==> flow/design.v <==
module spi_front (
    input clk,
    input spi_clk_in,
    input rst_n,
    output spi_clk_o,
    output spi_clk_t,
    output spi_mosi_o,
    output spi_mosi_t,
    input spi_miso_i,
    input [31:0] data_mosi,
    output [31:0] data_miso,
    input spi_begin,
    input spi_wide,
    output spi_busy
);
localparam SPI_STATE_IDLE = 0;
localparam SPI_STATE_ACTIVE = 1;
reg spi_state;
reg [4:0] spi_bit_ptr;
reg spi_clk_gate;
reg spi_busy_r;
reg [31:0]spi_tx_data;
reg [31:0]spi_rx_data;
reg [31:0]spi_rx_data_r;
assign spi_busy = spi_busy_r;
reg spi_clk_q;
wire spi_clk_fall = spi_clk_q & ~spi_clk_in;
wire spi_clk_rise = ~spi_clk_q & spi_clk_in;
always @(posedge clk or negedge rst_n) begin
    if(~rst_n) begin
        spi_clk_q <= 1'b0;
    end else begin
        spi_clk_q <= spi_clk_in;
    end
end
assign spi_clk_o = spi_clk_in & spi_clk_gate;
always @(posedge clk or negedge rst_n) begin
    if(~rst_n) begin
        spi_state <= SPI_STATE_IDLE;
        spi_bit_ptr <= 3'b0;
        spi_clk_gate <= 1'b0;
        spi_busy_r <= 1'b0;
        spi_tx_data <= 8'b0;
        spi_rx_data_r <= 32'b0;
    end else if(spi_clk_fall) begin
        case (spi_state)
            SPI_STATE_IDLE:begin
                if(spi_begin)begin
                    spi_state <= SPI_STATE_ACTIVE;
                    spi_bit_ptr <= {{2{spi_wide}},3'h7};
                    spi_clk_gate <= 1'b1;
                    spi_busy_r <= 1'b1;
                    spi_tx_data <= data_mosi;
                end
            end
            SPI_STATE_ACTIVE:begin
                if(~|spi_bit_ptr)begin
                    spi_state <= SPI_STATE_IDLE;
                    spi_bit_ptr <= 3'h0;
                    spi_clk_gate <= 1'b0;
                    spi_busy_r <= 1'b0;
                    spi_rx_data_r <= spi_rx_data;
                end else begin
                    spi_bit_ptr <= spi_bit_ptr - 3'b1;
                end
            end
            default: begin
                spi_state <= SPI_STATE_IDLE;
                spi_bit_ptr <= 3'b0;
                spi_clk_gate <= 1'b0;
                spi_busy_r <= 1'b0; 
            end
        endcase
    end
end
reg spi_mosi_r;
assign spi_mosi_o = spi_mosi_r;
always @(*) begin
    case (spi_bit_ptr)
        5'd1: spi_mosi_r = spi_tx_data[1];
        5'd2: spi_mosi_r = spi_tx_data[2];
        5'd3: spi_mosi_r = spi_tx_data[3];
        5'd4: spi_mosi_r = spi_tx_data[4];
        5'd5: spi_mosi_r = spi_tx_data[5];
        5'd6: spi_mosi_r = spi_tx_data[6];
        5'd7: spi_mosi_r = spi_tx_data[7];
        5'd8: spi_mosi_r = spi_tx_data[8];
        5'd9: spi_mosi_r = spi_tx_data[9];
        5'd10: spi_mosi_r = spi_tx_data[10];
        5'd11: spi_mosi_r = spi_tx_data[11];
        5'd12: spi_mosi_r = spi_tx_data[12];
        5'd13: spi_mosi_r = spi_tx_data[13];
        5'd14: spi_mosi_r = spi_tx_data[14];
        5'd15: spi_mosi_r = spi_tx_data[15];
        5'd16: spi_mosi_r = spi_tx_data[16];
        5'd17: spi_mosi_r = spi_tx_data[17];
        5'd18: spi_mosi_r = spi_tx_data[18];
        5'd19: spi_mosi_r = spi_tx_data[19];
        5'd20: spi_mosi_r = spi_tx_data[20];
        5'd21: spi_mosi_r = spi_tx_data[21];
        5'd22: spi_mosi_r = spi_tx_data[22];
        5'd23: spi_mosi_r = spi_tx_data[23];
        5'd24: spi_mosi_r = spi_tx_data[24];
        5'd25: spi_mosi_r = spi_tx_data[25];
        5'd26: spi_mosi_r = spi_tx_data[26];
        5'd27: spi_mosi_r = spi_tx_data[27];
        5'd28: spi_mosi_r = spi_tx_data[28];
        5'd29: spi_mosi_r = spi_tx_data[29];
        5'd30: spi_mosi_r = spi_tx_data[30];
        5'd31: spi_mosi_r = spi_tx_data[31];
        default: spi_mosi_r = spi_tx_data[0];
    endcase
end
assign data_miso = spi_rx_data_r;
always @(posedge clk or negedge rst_n) begin
    if(~rst_n) begin
        spi_rx_data <= 8'b0;
    end else if(spi_clk_rise && spi_busy_r) begin
        spi_rx_data <= {spi_rx_data[30:0],spi_miso_i};
    end else begin
        spi_rx_data <= spi_rx_data;
    end
end
endmodule
module spi_host #
	(
		parameter C_S_AXIS_TDATA_WIDTH = 32,
		parameter integer C_S_AXI_DATA_WIDTH	= 32,
		parameter integer C_S_AXI_ADDR_WIDTH	= 8,
		parameter integer SPI_CS_WIDTH	= 16
	) (
	input spi_clk_i,
	output spi_clk_o,
	output spi_clk_t,
	input spi_mosi_i,
	output spi_mosi_o,
	output spi_mosi_t,
	input spi_miso_i,
	output spi_miso_o,
	output spi_miso_t,
	input [SPI_CS_WIDTH - 1:0]spi_cs_i,
	output [SPI_CS_WIDTH - 1:0]spi_cs_o,
	output [SPI_CS_WIDTH - 1:0]spi_cs_t,
	input  s_axi_aclk,
	input  s_axi_aresetn,
	input [C_S_AXI_ADDR_WIDTH-1 : 0] s_axi_awaddr,
	input  s_axi_awvalid,
	output  s_axi_awready,
	input [C_S_AXI_DATA_WIDTH-1 : 0] s_axi_wdata,
	input  s_axi_wvalid,
	output  s_axi_wready,
	output [1 : 0] s_axi_bresp,
	output  s_axi_bvalid,
	input  s_axi_bready,
	input [C_S_AXI_ADDR_WIDTH-1 : 0] s_axi_araddr,
	input  s_axi_arvalid,
	output  s_axi_arready,
	output [C_S_AXI_DATA_WIDTH-1 : 0] s_axi_rdata,
	output [1 : 0] s_axi_rresp,
	output  s_axi_rvalid,
	input  s_axi_rready,
	output  s_axis_tready,
	input [C_S_AXIS_TDATA_WIDTH-1 : 0] s_axis_tdata,
	input  s_axis_tlast,
	input  s_axis_tvalid,
	input  m_axis_tready,
	output [C_S_AXIS_TDATA_WIDTH-1 : 0] m_axis_tdata,
	output  m_axis_tlast,
	output  m_axis_tvalid
);
localparam integer OP_STATUS_ADDR = 0;
localparam integer DATA_ACCESS_ADDR = 4;
localparam integer SPI_CS_W1C_ADDR = 8;
localparam integer SPI_CHIP_SEL_ADDR = 12;
localparam integer SPI_CS_W1S_ADDR = 16;
localparam integer SPI_CTL_ADDR = 20;
localparam integer SPI_CLK_SPCL_ADDR = 24;
localparam integer SPI_BURST_CNT_ADDR = 28;
wire rst_n;
assign rst_n = s_axi_aresetn;
reg [C_S_AXI_ADDR_WIDTH-1:0]awaddr_r;
wire aw_success;
assign aw_success = s_axi_awvalid & s_axi_awready;
reg [C_S_AXI_ADDR_WIDTH-1:0]araddr_r;
wire ar_success;
assign ar_success = s_axi_arvalid & s_axi_arready;
wire spi_state_is_idle;
assign spi_state_is_idle = (spi_control_state == AXI_SPI_STATE_IDLE);
always @(posedge s_axi_aclk or negedge rst_n ) begin
	if(~rst_n)begin
		awaddr_r <= 0;
	end else if(spi_state_is_idle && aw_success) begin
		awaddr_r <= s_axi_awaddr;
	end else begin
		awaddr_r <= awaddr_r;
	end
end
always @(posedge s_axi_aclk or negedge rst_n ) begin
	if(~rst_n)begin
		araddr_r <= 0;
	end else if(ar_success) begin
		araddr_r <= s_axi_araddr;
	end else begin
		araddr_r <= araddr_r;
	end
end
wire [C_S_AXI_ADDR_WIDTH-1:0]awaddr_active;
assign awaddr_active = aw_success ? s_axi_awaddr : awaddr_r;
wire [C_S_AXI_ADDR_WIDTH-1:0]araddr_active;
assign araddr_active = ar_success ? s_axi_araddr : araddr_r;
reg [1:0] axi_mm_if_state ;
reg ar_ready;
wire r_valid;
assign r_valid = ~ar_ready;
assign s_axi_arready = ar_ready;
assign s_axi_rvalid = r_valid & spi_state_is_idle;
always @(posedge s_axi_aclk or negedge rst_n) begin
	if(~rst_n)begin
		ar_ready <= 1'b1;
	end else if(s_axi_arready && s_axi_arvalid) begin
		ar_ready <= 1'b0;
	end else if(s_axi_rready && s_axi_rvalid) begin
		ar_ready <= 1'b1;
	end
end
assign s_axi_rresp = 2'b0;
assign s_axi_awready = spi_state_is_idle;
assign s_axi_wready = spi_state_is_idle;
assign w_ready = spi_state_is_idle;
assign s_axi_bresp = 2'b0;
reg b_valid;
assign s_axi_bvalid = b_valid;
assign s_axi_bvalid = b_valid;
always @(posedge s_axi_aclk or negedge rst_n) begin
	if(~rst_n)begin
		b_valid <= 1'b0;
	end else if(s_axi_wready && s_axi_wvalid && ~b_valid) begin
		b_valid <= 1'b1;
	end else if(s_axi_bready && b_valid) begin
		b_valid <= 1'b0;
	end
end
wire w_success;
assign w_success = s_axi_wvalid & s_axi_wready;
wire r_success;
assign r_success = s_axi_rvalid & s_axi_rready;
localparam AXI_SPI_STATE_IDLE = 5;
localparam AXI_SPI_STATE_MM_ARMED = 0;
localparam AXI_SPI_STATE_MM_ACTIVE = 1;
localparam AXI_SPI_STATE_S_ARMED = 2;
localparam AXI_SPI_STATE_S_ACTIVE = 3;
reg [2:0]spi_control_state ;
	wire spi_mode_stream;
reg [31:0]spi_tx_data;
reg [31:0]spi_strm_b_len;
	wire spi_strm_b_len_nz;
	assign spi_strm_b_len_nz = |spi_strm_b_len;
reg spi_front_begin;
	wire spi_front_wide;
	assign spi_front_wide = spi_control_state[1];
	wire spi_front_busy;
reg s_axis_tready_r;
reg s_axis_tlast_r;
reg m_axis_tvalid_r;
reg m_axis_tlast_r;
assign s_axis_tready = s_axis_tready_r;
assign m_axis_tvalid = m_axis_tvalid_r;
assign m_axis_tlast = m_axis_tlast_r;
always @(posedge s_axi_aclk or negedge rst_n) begin
	if(~rst_n)begin
		s_axis_tlast_r <= 1'b0;
	end else if (s_axis_tvalid && s_axis_tready) begin
		s_axis_tlast_r <= s_axis_tlast;
	end
end
always @(posedge s_axi_aclk or negedge rst_n) begin
	if(~rst_n)begin
		spi_control_state <= AXI_SPI_STATE_IDLE;
		spi_tx_data <= 32'h0;
		spi_strm_b_len <= 32'h0;
		spi_front_begin <= 1'b0;
		s_axis_tready_r <= 1'b0;
		m_axis_tvalid_r <= 1'b0;
		m_axis_tlast_r <= 1'b0;
	end else begin
		case (spi_control_state)
			AXI_SPI_STATE_IDLE : begin
				if (w_success && awaddr_active == DATA_ACCESS_ADDR) begin
					spi_control_state <= AXI_SPI_STATE_MM_ARMED;
					spi_tx_data <= s_axi_wdata;
					spi_front_begin <= 1'b1;
				end else if (w_success && awaddr_active == SPI_BURST_CNT_ADDR) begin
					spi_control_state <= AXI_SPI_STATE_S_ARMED;
					spi_strm_b_len <= s_axi_wdata;
					spi_front_begin <= spi_strm_s2mm;
					s_axis_tready_r <= 1'b1;
					m_axis_tvalid_r <= 1'b0;
					m_axis_tlast_r <= 1'b0;
				end else begin
					if(s_axis_tvalid & s_axis_tready) begin
						s_axis_tready_r <= 1'b0;
					end
					if(m_axis_tvalid & m_axis_tready)begin
						m_axis_tvalid_r <= 1'b0; 
						m_axis_tlast_r <= 1'b0;
					end
				end
			end
			AXI_SPI_STATE_MM_ARMED : begin
				if (spi_front_busy) begin
					spi_control_state <= AXI_SPI_STATE_MM_ACTIVE;
					spi_front_begin <= 1'b0;
				end
			end
			AXI_SPI_STATE_MM_ACTIVE : begin
				if (~spi_front_busy) begin
					spi_control_state <= AXI_SPI_STATE_IDLE;
				end
			end
			AXI_SPI_STATE_S_ARMED : begin
				if (spi_front_busy) begin
					spi_control_state <= AXI_SPI_STATE_S_ACTIVE;
					spi_strm_b_len <= spi_strm_b_len - 32'b1;
					spi_front_begin <= 1'b0;
				end else if(s_axis_tvalid & s_axis_tready) begin
					spi_front_begin <= 1'b1;
					spi_tx_data <= stream_word_odrered;
					s_axis_tready_r <= 1'b0;
					m_axis_tvalid_r <= 1'b0;
				end else if(m_axis_tvalid & m_axis_tready)begin
					spi_front_begin <= 1'b1;
					s_axis_tready_r <= 1'b0;
					m_axis_tvalid_r <= 1'b0;
				end
			end
			AXI_SPI_STATE_S_ACTIVE : begin
				if (~spi_front_busy && spi_strm_b_len_nz) begin
					if(s_axis_tlast_r && ~spi_strm_s2mm) begin
						spi_control_state <= AXI_SPI_STATE_IDLE;
						spi_strm_b_len <= 32'h0;
						s_axis_tready_r <= 1'b1;
						m_axis_tvalid_r <= spi_strm_s2mm;
						m_axis_tlast_r <= spi_strm_s2mm;
					end else begin
						spi_control_state <= AXI_SPI_STATE_S_ARMED;
						s_axis_tready_r <= 1'b1;
						m_axis_tvalid_r <= spi_strm_s2mm;
					end
				end else if (~spi_front_busy && ~spi_strm_b_len_nz) begin
					spi_control_state <= AXI_SPI_STATE_IDLE;
					spi_strm_b_len <= 32'h0;
					s_axis_tready_r <= 1'b1;
					m_axis_tvalid_r <= spi_strm_s2mm;
					m_axis_tlast_r <= spi_strm_s2mm;
				end
			end 
			default: begin
				spi_control_state <= AXI_SPI_STATE_IDLE;
				spi_tx_data <= 32'h0;
				spi_strm_b_len <= 32'h0;
				spi_front_begin <= 1'b0;
				s_axis_tready_r <= 1'b0;
				m_axis_tvalid_r <= 1'b0;
				m_axis_tlast_r <= 1'b0;
			end
		endcase
	end
end
reg [15:0]spi_ctl_reg;
	always @(posedge s_axi_aclk or negedge rst_n) begin
		if(~rst_n)begin
			spi_ctl_reg <= 0;
		end else if(w_success && awaddr_active == SPI_CTL_ADDR && spi_state_is_idle)begin
			spi_ctl_reg <= s_axi_wdata[15:0];
		end else begin
			spi_ctl_reg <= spi_ctl_reg;
		end
	end
wire spi_strm_s2mm;
assign spi_strm_s2mm = spi_ctl_reg[15];
wire [4:0]stream_byte_order;
assign stream_byte_order = spi_ctl_reg[4:0];
localparam STREAM_BYTE_ORDER_0123 = 5'd0;
localparam STREAM_BYTE_ORDER_0132 = 5'd1;
localparam STREAM_BYTE_ORDER_0213 = 5'd2;
localparam STREAM_BYTE_ORDER_0231 = 5'd3;
localparam STREAM_BYTE_ORDER_0312 = 5'd4;
localparam STREAM_BYTE_ORDER_0321 = 5'd5;
localparam STREAM_BYTE_ORDER_1023 = 5'd6;
localparam STREAM_BYTE_ORDER_1032 = 5'd7;
localparam STREAM_BYTE_ORDER_1203 = 5'd8;
localparam STREAM_BYTE_ORDER_1230 = 5'd9;
localparam STREAM_BYTE_ORDER_1302 = 5'd10;
localparam STREAM_BYTE_ORDER_1320 = 5'd11;
localparam STREAM_BYTE_ORDER_2013 = 5'd12;
localparam STREAM_BYTE_ORDER_2031 = 5'd13;
localparam STREAM_BYTE_ORDER_2103 = 5'd14;
localparam STREAM_BYTE_ORDER_2130 = 5'd15;
localparam STREAM_BYTE_ORDER_2301 = 5'd16;
localparam STREAM_BYTE_ORDER_2310 = 5'd17;
localparam STREAM_BYTE_ORDER_3012 = 5'd18;
localparam STREAM_BYTE_ORDER_3021 = 5'd19;
localparam STREAM_BYTE_ORDER_3102 = 5'd20;
localparam STREAM_BYTE_ORDER_3120 = 5'd21;
localparam STREAM_BYTE_ORDER_3201 = 5'd22;
localparam STREAM_BYTE_ORDER_3210 = 5'd23;
reg [31:0] stream_word_odrered;
always @ (*)begin
	case (stream_byte_order)
		STREAM_BYTE_ORDER_0123 : stream_word_odrered = {s_axis_tdata[7:0], s_axis_tdata[15:8], s_axis_tdata[23:16], s_axis_tdata[31:24]};
		STREAM_BYTE_ORDER_0132 : stream_word_odrered = {s_axis_tdata[7:0], s_axis_tdata[15:8], s_axis_tdata[31:24], s_axis_tdata[23:16]};
		STREAM_BYTE_ORDER_0213 : stream_word_odrered = {s_axis_tdata[7:0], s_axis_tdata[23:16], s_axis_tdata[15:8], s_axis_tdata[31:24]};
		STREAM_BYTE_ORDER_0231 : stream_word_odrered = {s_axis_tdata[7:0], s_axis_tdata[23:16], s_axis_tdata[31:24], s_axis_tdata[15:8]};
		STREAM_BYTE_ORDER_0312 : stream_word_odrered = {s_axis_tdata[7:0], s_axis_tdata[31:24], s_axis_tdata[15:8], s_axis_tdata[23:16]};
		STREAM_BYTE_ORDER_0321 : stream_word_odrered = {s_axis_tdata[7:0], s_axis_tdata[31:24], s_axis_tdata[23:16], s_axis_tdata[15:8]};
		STREAM_BYTE_ORDER_1023 : stream_word_odrered = {s_axis_tdata[15:8], s_axis_tdata[7:0], s_axis_tdata[23:16], s_axis_tdata[31:24]};
		STREAM_BYTE_ORDER_1032 : stream_word_odrered = {s_axis_tdata[15:8], s_axis_tdata[7:0], s_axis_tdata[31:24], s_axis_tdata[23:16]};
		STREAM_BYTE_ORDER_1203 : stream_word_odrered = {s_axis_tdata[15:8], s_axis_tdata[23:16], s_axis_tdata[7:0], s_axis_tdata[31:24]};
		STREAM_BYTE_ORDER_1230 : stream_word_odrered = {s_axis_tdata[15:8], s_axis_tdata[23:16], s_axis_tdata[31:24], s_axis_tdata[7:0]};
		STREAM_BYTE_ORDER_1302 : stream_word_odrered = {s_axis_tdata[15:8], s_axis_tdata[31:24], s_axis_tdata[7:0], s_axis_tdata[23:16]};
		STREAM_BYTE_ORDER_1320 : stream_word_odrered = {s_axis_tdata[15:8], s_axis_tdata[31:24], s_axis_tdata[23:16], s_axis_tdata[7:0]};
		STREAM_BYTE_ORDER_2013 : stream_word_odrered = {s_axis_tdata[23:16], s_axis_tdata[7:0], s_axis_tdata[15:8], s_axis_tdata[31:24]};
		STREAM_BYTE_ORDER_2031 : stream_word_odrered = {s_axis_tdata[23:16], s_axis_tdata[7:0], s_axis_tdata[31:24], s_axis_tdata[15:8]};
		STREAM_BYTE_ORDER_2103 : stream_word_odrered = {s_axis_tdata[23:16], s_axis_tdata[15:8], s_axis_tdata[7:0], s_axis_tdata[31:24]};
		STREAM_BYTE_ORDER_2130 : stream_word_odrered = {s_axis_tdata[23:16], s_axis_tdata[15:8], s_axis_tdata[31:24], s_axis_tdata[7:0]};
		STREAM_BYTE_ORDER_2301 : stream_word_odrered = {s_axis_tdata[23:16], s_axis_tdata[31:24], s_axis_tdata[7:0], s_axis_tdata[15:8]};
		STREAM_BYTE_ORDER_2310 : stream_word_odrered = {s_axis_tdata[23:16], s_axis_tdata[31:24], s_axis_tdata[15:8], s_axis_tdata[7:0]};
		STREAM_BYTE_ORDER_3012 : stream_word_odrered = {s_axis_tdata[31:24], s_axis_tdata[7:0], s_axis_tdata[15:8], s_axis_tdata[23:16]};
		STREAM_BYTE_ORDER_3021 : stream_word_odrered = {s_axis_tdata[31:24], s_axis_tdata[7:0], s_axis_tdata[23:16], s_axis_tdata[15:8]};
		STREAM_BYTE_ORDER_3102 : stream_word_odrered = {s_axis_tdata[31:24], s_axis_tdata[15:8], s_axis_tdata[7:0], s_axis_tdata[23:16]};
		STREAM_BYTE_ORDER_3120 : stream_word_odrered = {s_axis_tdata[31:24], s_axis_tdata[15:8], s_axis_tdata[23:16], s_axis_tdata[7:0]};
		STREAM_BYTE_ORDER_3201 : stream_word_odrered = {s_axis_tdata[31:24], s_axis_tdata[23:16], s_axis_tdata[7:0], s_axis_tdata[15:8]};
		STREAM_BYTE_ORDER_3210 : stream_word_odrered = {s_axis_tdata[31:24], s_axis_tdata[23:16], s_axis_tdata[15:8], s_axis_tdata[7:0]};
		default: stream_word_odrered = {s_axis_tdata[7:0], s_axis_tdata[15:8], s_axis_tdata[23:16], s_axis_tdata[31:24]};
	endcase
end
	reg [15:0]spi_clk_pscl;
	reg [3:0]spi_clk_pscl_sel;
	reg spi_clk_gen;
	always @(posedge s_axi_aclk or negedge rst_n) begin
		if(~rst_n)begin
			spi_clk_pscl_sel <= 1;
		end else if(w_success && awaddr_active == SPI_CLK_SPCL_ADDR && spi_state_is_idle)begin
			spi_clk_pscl_sel <= s_axi_wdata[3:0];
		end else begin
			spi_clk_pscl_sel <= spi_clk_pscl_sel;
		end
	end
	always @(*)begin
		case(spi_clk_pscl_sel)
		4'h0: spi_clk_gen = 1'b0;
		4'h1: spi_clk_gen = spi_clk_pscl[0];
		4'h2: spi_clk_gen = spi_clk_pscl[1];
		4'h3: spi_clk_gen = spi_clk_pscl[2];
		4'h4: spi_clk_gen = spi_clk_pscl[3];
		4'h5: spi_clk_gen = spi_clk_pscl[4];
		4'h6: spi_clk_gen = spi_clk_pscl[5];
		4'h7: spi_clk_gen = spi_clk_pscl[6];
		4'h8: spi_clk_gen = spi_clk_pscl[7];
		4'h9: spi_clk_gen = spi_clk_pscl[8];
		4'hA: spi_clk_gen = spi_clk_pscl[9];
		4'hB: spi_clk_gen = spi_clk_pscl[10];
		4'hC: spi_clk_gen = spi_clk_pscl[11];
		4'hD: spi_clk_gen = spi_clk_pscl[12];
		4'hE: spi_clk_gen = spi_clk_pscl[13];
		4'hF: spi_clk_gen = spi_clk_pscl[14];
		default: spi_clk_gen = spi_clk_pscl[15];
		endcase
	end
	always @(posedge s_axi_aclk or negedge rst_n) begin
		if(~rst_n)begin
			spi_clk_pscl <= 16'b0;
		end else begin
			spi_clk_pscl <= spi_clk_pscl + 1;
		end
	end
	reg [SPI_CS_WIDTH-1:0]chip_sel_r;
	always @(posedge s_axi_aclk or negedge rst_n) begin
		if(~rst_n)begin
			chip_sel_r <= 16'hFFFF;
		end else if(w_success && awaddr_active == SPI_CHIP_SEL_ADDR && spi_state_is_idle)begin
			chip_sel_r <= s_axi_wdata[SPI_CS_WIDTH-1:0];
		end else if(w_success && awaddr_active == SPI_CS_W1C_ADDR && spi_state_is_idle)begin
			chip_sel_r <= chip_sel_r & ~s_axi_wdata[SPI_CS_WIDTH-1:0];
		end else if(w_success && awaddr_active == SPI_CS_W1S_ADDR && spi_state_is_idle)begin
			chip_sel_r <= chip_sel_r | s_axi_wdata[SPI_CS_WIDTH-1:0];
		end else begin
			chip_sel_r <= chip_sel_r;
		end
	end
	assign spi_cs_o = chip_sel_r;
wire [31:0]spi_front_tx_data;
assign spi_front_tx_data = spi_tx_data | {32{spi_strm_s2mm}};
wire [31:0]spi_front_rx_data;
assign m_axis_tdata = {spi_front_rx_data[7:0],spi_front_rx_data[15:8],spi_front_rx_data[23:16],spi_front_rx_data[31:24]};
spi_front front(
    .clk(s_axi_aclk),
    .spi_clk_in(spi_clk_gen),
    .rst_n(rst_n),
    .spi_clk_o(spi_clk_o),
    .spi_mosi_o(spi_mosi_o),
    .spi_miso_i(spi_miso_i),
    .data_mosi(spi_front_tx_data),
    .data_miso(spi_front_rx_data),
    .spi_begin(spi_front_begin),
    .spi_wide(spi_front_wide),
    .spi_busy(spi_front_busy)
);
assign spi_clk_t = 1'b0; 
assign spi_mosi_t = 1'b0; 
assign spi_miso_t = 1'b1; 
assign spi_miso_o = 1'b1; 
assign spi_cs_t = 16'b0; 
reg [C_S_AXI_DATA_WIDTH-1:0]s_axi_rdata_r;
assign s_axi_rdata = s_axi_rdata_r;
	always @(*) begin
		case (araddr_active)
			DATA_ACCESS_ADDR : s_axi_rdata_r = spi_front_rx_data ; 	 
			SPI_CHIP_SEL_ADDR : s_axi_rdata_r = {16'h0,chip_sel_r} ;		 
			OP_STATUS_ADDR : s_axi_rdata_r = {31'h000,spi_front_busy} ;	 
			SPI_CLK_SPCL_ADDR : s_axi_rdata_r = {20'h000,spi_clk_pscl_sel};  
			SPI_CTL_ADDR : s_axi_rdata_r = {16'h000,spi_ctl_reg};  
			default: s_axi_rdata_r = 32'h67676767;
		endcase
	end
endmodule
# == From RTL to reports: spi_host ==
# Tool output for the design above before and after an edit, in the order of the flow.
# "orig" refers to lines of the RTL above, "edited" to lines of the edited file.
# "diff": "edited" minus "orig" as printed here. "rel_change_pct": 100 x difference / "orig".
# Library cell names are shortened.
# Not given: --
# setup
design,spi_host
clk_port,s_axi_aclk
cell_library,sky130hd
corner,tt_025C_1v80

# == Edit of the RTL ==
# The edit as a unified diff against the file above.
# The edit is scripted: it alters the design's behaviour and was not made to optimise anything.
# begin of diff
@@ -298,5 +298,5 @@
 					m_axis_tlast_r <= 1'b0;
 				end else begin
-					if(s_axis_tvalid & s_axis_tready) begin
+					begin
 						s_axis_tready_r <= 1'b0;
 					end
# end of diff

# == After elaboration ==
# Yosys after proc, flatten, opt, wreduce and memory -nomap, before mapping. Memory bits, and registers merged into a memory's read port (data or address), are not among the register bits. Print and check cells are not counted. Equal cells are merged and count once.
# classes
item,orig,edited,diff,rel_change_pct
reduce_and_logical,46,46,0,0.00
mux,71,70,-1,-1.41
bitwise,26,26,0,0.00
eq_ne,101,100,-1,-0.99
add_sub_neg,3,3,0,0.00
# op_table
operator,orig,edited,diff,rel_change_pct
two-way mux 1 bit,33,32,-1,-3.03
inequality test 3 bit (second input constant),6,5,-1,-16.67
AND reduction 5 bit,2,3,1,50.00
AND reduction 6 bit,2,1,-1,-50.00
# Unchanged operator kinds not shown: 56.
# word_totals
item,orig,edited,diff,rel_change_pct
register_bits,246,246,0,0.00
input_bits,109,109,0,0.00
elab_cells,270,268,-2,-0.74

# == Logic depth ==
# Longest topological path by Yosys (ltp), each cell counted once; first at word level (registers and memories cut), then after technology mapping (sequential cells cut; the memories' decode and read muxes count).
# logic_depth
item,orig,edited,diff,rel_change_pct
ltp_word,9,9,0,0.00
abc_area,0,0,--,--
mapped_depth,11,11,0,0.00

# == After synthesis ==
# Yosys stat after the flow's synthesis: flattened, memories mapped to cells. It holds for the ABC_AREA given above (unset counts as 0); a run with the other value may have another netlist.
# synth_totals
item,orig,edited,diff,rel_change_pct
ffs,245,245,0,0.00
n_buf,128,122,-6,-4.69
mapped_cells,1459,1388,-71,-4.87
sequential_area_um2,6155.9,6155.9,0.0,0.00
mapped_area_um2,13658.1,13541.7,-116.4,-0.85
# by_type
type,orig,edited,diff,rel_change_pct
mux2_1,0,86,86,--
mux2_2,99,27,-72,-72.73
nand2_1,144,83,-61,-42.36
o21ai_1,40,96,56,140.00
o21ai_0,63,20,-43,-68.25
nor2_1,166,139,-27,-16.27
a22oi_1,31,58,27,87.10
a31oi_1,24,11,-13,-54.17
a22o_1,47,35,-12,-25.53
a21o_1,11,23,12,109.09
a2bb2oi_1,1,12,11,1100.00
mux2i_1,15,5,-10,-66.67
o221ai_1,2,12,10,500.00
a222oi_1,26,17,-9,-34.62
o22a_1,1,10,9,900.00
nand3_1,33,26,-7,-21.21
nand2b_1,17,10,-7,-41.18
nor2b_1,15,8,-7,-46.67
# Unchanged cell types not shown: 15.
# The list need not be complete.
# By module: a second synthesis without flattening, with its own total; a netlist apart from the flattened one above.
# hier_totals
item,orig,edited,diff,rel_change_pct
hier_cells,1457,1417,-40,-2.75
area_unflattened_um2,14000.9,14071.0,70.1,0.50
# Rows give one instance, submodules left out.
# by_module_orig
module,n_inst,seq_area_um2,area_um2,cells
spi_host,1,3553.4,9416.5,1114
spi_front,1,2602.5,4584.4,343
# by_module_edited
module,n_inst,seq_area_um2,area_um2,cells
spi_host,1,3553.4,9486.6,1074
spi_front,1,2602.5,4584.4,343

# == Timing after synthesis ==
# Source: OpenSTA report_checks on the synthesized netlist (no wires, ideal clock, input and output delay 20% of the period each), path of least setup slack; recovery checks are left aside. Register names are those of the netlist, which keeps one name where synthesis merged equal registers.
# synth_timing
item,orig,edited,diff,rel_change_pct
path_kind,in2out,in2out,--,--
from,in s_axi_arvalid,in s_axi_arvalid,--,--
to,out s_axi_rdata[16],out s_axi_rdata[2],--,--
arrival_time_ps,3887,3735,-152,-3.91
required_time_ps,8000,8000,0,0.00
setup_slack_ps,4113,4265,152,--
launch_ps,2000,2000,0,0.00
output_delay_ps,2000,2000,0,0.00
path_buffers,1,2,1,100.00
path_delay_ps,1887,1735,-152,-8.06
period_ps,10000,10000,0,0.00
stages,8,6,-2,-25.00
period_less_setup_slack_ps,5887,5735,-152,-2.58
# "path_delay_ps" = arrival - input delay + setup time.
# A path that ends at an output port has no setup time.
# "stages" counts driving pins, that of a launching flip-flop among them; a cell with two outputs on the path counts twice.
# "period_less_setup_slack_ps" = period - worst setup slack (recovery checks aside). The figure is calculated, with input and output delays left at 20% of the set period.
# Between the ends stands the longest chain of elaborated cells between them, by number of cells; it is not shown to be the way that was timed. Of several equally long chains one is given.
# Each line given opens the expression or statement behind the cell; cells for indexed reads and writes are added by Yosys, which also makes memories of some case tables.
# synth_between_orig
cell_sequence,nand2_1 -> mux2i_1 -> inv_1 -> nor2_1 -> nor3_1 -> a211oi_1 -> buf_2 -> nand2_1
elab_chain_cells,4
cells_between,8
cone_classes,4 x eq/ne; 2 x mux; 1 x logic; 1 x reduce/logical
# synth_rtl_orig
item,line,text
"start, declared",156,"input s_axi_arvalid,"
AND 1 bit,186,assign ar_success = s_axi_arvalid & s_axi_arready;
two-way mux 8 bit,210,assign araddr_active = ar_success ? s_axi_araddr : araddr_r;
== test 8 x 5 -> 1 bit,517,case (araddr_active)
case mux 32 bit (select 5 bit),517,
"end, declared",158,"output [C_S_AXI_DATA_WIDTH-1 : 0] s_axi_rdata,"
# synth_between_edited
cell_sequence,nand2_1 -> mux2i_1 -> clkbuf_1 -> clkbuf_1 -> a21oi_1 -> o311ai_0
elab_chain_cells,4
cells_between,8
cone_classes,4 x eq/ne; 2 x mux; 1 x logic; 1 x reduce/logical
# synth_rtl_edited
item,line,text
"start, declared",156,"input s_axi_arvalid,"
AND 1 bit,186,assign ar_success = s_axi_arvalid & s_axi_arready;
two-way mux 8 bit,210,assign araddr_active = ar_success ? s_axi_araddr : araddr_r;
== test 8 x 5 -> 1 bit,517,case (araddr_active)
case mux 32 bit (select 5 bit),517,
"end, declared",158,"output [C_S_AXI_DATA_WIDTH-1 : 0] s_axi_rdata,"

# == Path in the finished layout ==
# From the final timing report of the runs of pair A: the path of least setup slack in the routed layout; clock arrival at registers is part of the times.
# The path's times are printed in steps of 10 ps; the period is the one set.
# layout_timing
item,orig,edited,diff,rel_change_pct
path_kind,in2out,in2out,--,--
from,in s_axi_arvalid,in s_axi_arvalid,--,--
to,out s_axi_rdata[6],out s_axi_rdata[26],--,--
stages,9,9,0,0.00
path_buffers,2,3,1,50.00
setup_slack_ps,2410,2620,210,--
period_ps,10000,10000,0,0.00
required_time_ps,8000,8000,0,0.00
output_delay_ps,2000,2000,0,0.00
launch_ps,2000,2000,0,0.00
arrival_time_ps,5590,5380,-210,-3.76
# Between the ends stands the longest chain of elaborated cells between them, by number of cells; it is not shown to be the way that was timed. Of several equally long chains one is given.
# layout_between_orig
cell_sequence,clkdlybuf4s50_1 -> nand2_1 -> mux2i_1 -> inv_1 -> nor2_1 -> nor3_1 -> a211oi_4 -> o21ai_0 -> clkdlybuf4s50_1
elab_chain_cells,4
cells_between,8
cone_classes,4 x eq/ne; 2 x mux; 1 x logic; 1 x reduce/logical
# layout_rtl_orig
item,line,text
"start, declared",156,"input s_axi_arvalid,"
AND 1 bit,186,assign ar_success = s_axi_arvalid & s_axi_arready;
two-way mux 8 bit,210,assign araddr_active = ar_success ? s_axi_araddr : araddr_r;
== test 8 x 5 -> 1 bit,517,case (araddr_active)
case mux 32 bit (select 5 bit),517,
"end, declared",158,"output [C_S_AXI_DATA_WIDTH-1 : 0] s_axi_rdata,"
# layout_between_edited
cell_sequence,clkdlybuf4s50_1 -> nand2_1 -> mux2i_2 -> buf_4 -> inv_1 -> nand2_1 -> o211ai_1 -> a21o_1 -> clkdlybuf4s50_1
elab_chain_cells,4
cells_between,8
cone_classes,4 x eq/ne; 2 x mux; 1 x logic; 1 x reduce/logical
# layout_rtl_edited
item,line,text
"start, declared",156,"input s_axi_arvalid,"
AND 1 bit,186,assign ar_success = s_axi_arvalid & s_axi_arready;
two-way mux 8 bit,210,assign araddr_active = ar_success ? s_axi_araddr : araddr_r;
== test 8 x 5 -> 1 bit,517,case (araddr_active)
case mux 32 bit (select 5 bit),517,
"end, declared",158,"output [C_S_AXI_DATA_WIDTH-1 : 0] s_axi_rdata,"

# == Layout results ==
# Runs of the flow (Yosys, OpenROAD) on both versions; the two runs of a pair have the same settings. The constraints put input and output delay at 20% of the set period each and load the outputs with 0.01 pF.
# settings_pair_A
CORE_UTILIZATION,40
PLACE_DENSITY,0.6
period_ns,10.0
CAP_MARGIN,20
CORE_MARGIN,2
SLEW_MARGIN,20
# results_pair_A
item,orig,edited,diff,rel_change_pct
power_uw,4004,3011,-993,-24.80
util_pct,49.4,49.3,-0.1,--
design_die_area_um2,35639.8,35342.1,-297.7,-0.84
yosys_chip_area_um2,13658.1,13541.7,-116.4,-0.85
ws_hold_ps,472,484,12,--
worst_setup_slack_ps,2409,2616,207,--
# settings_pair_B
ABC_AREA,0
CAP_MARGIN,10
CELL_PAD_IN_SITES_DETAIL_PLACEMENT,2
CORE_ASPECT_RATIO,1.8
CORE_UTILIZATION,36
CTS_CLUSTER_DIAMETER,311
CTS_CLUSTER_SIZE,87
PLACE_DENSITY_LB_ADDON,0.2
SETUP_SLACK_MARGIN,-0.05
SLEW_MARGIN,25
period_ns,4.38
CORE_MARGIN,2
# results_pair_B
item,orig,edited,diff,rel_change_pct
power_uw,7952,5624,-2328,-29.28
util_pct,43.1,43.0,-0.1,--
design_die_area_um2,39581.2,39251.0,-330.2,-0.83
yosys_chip_area_um2,13658.1,13541.7,-116.4,-0.85
worst_setup_slack_ps,70,8,-62,--
# By "power_uw" is meant OpenSTA's value without simulated activity: inputs other than the clock are taken to toggle once in ten clock periods, and the tool carries that through the logic.
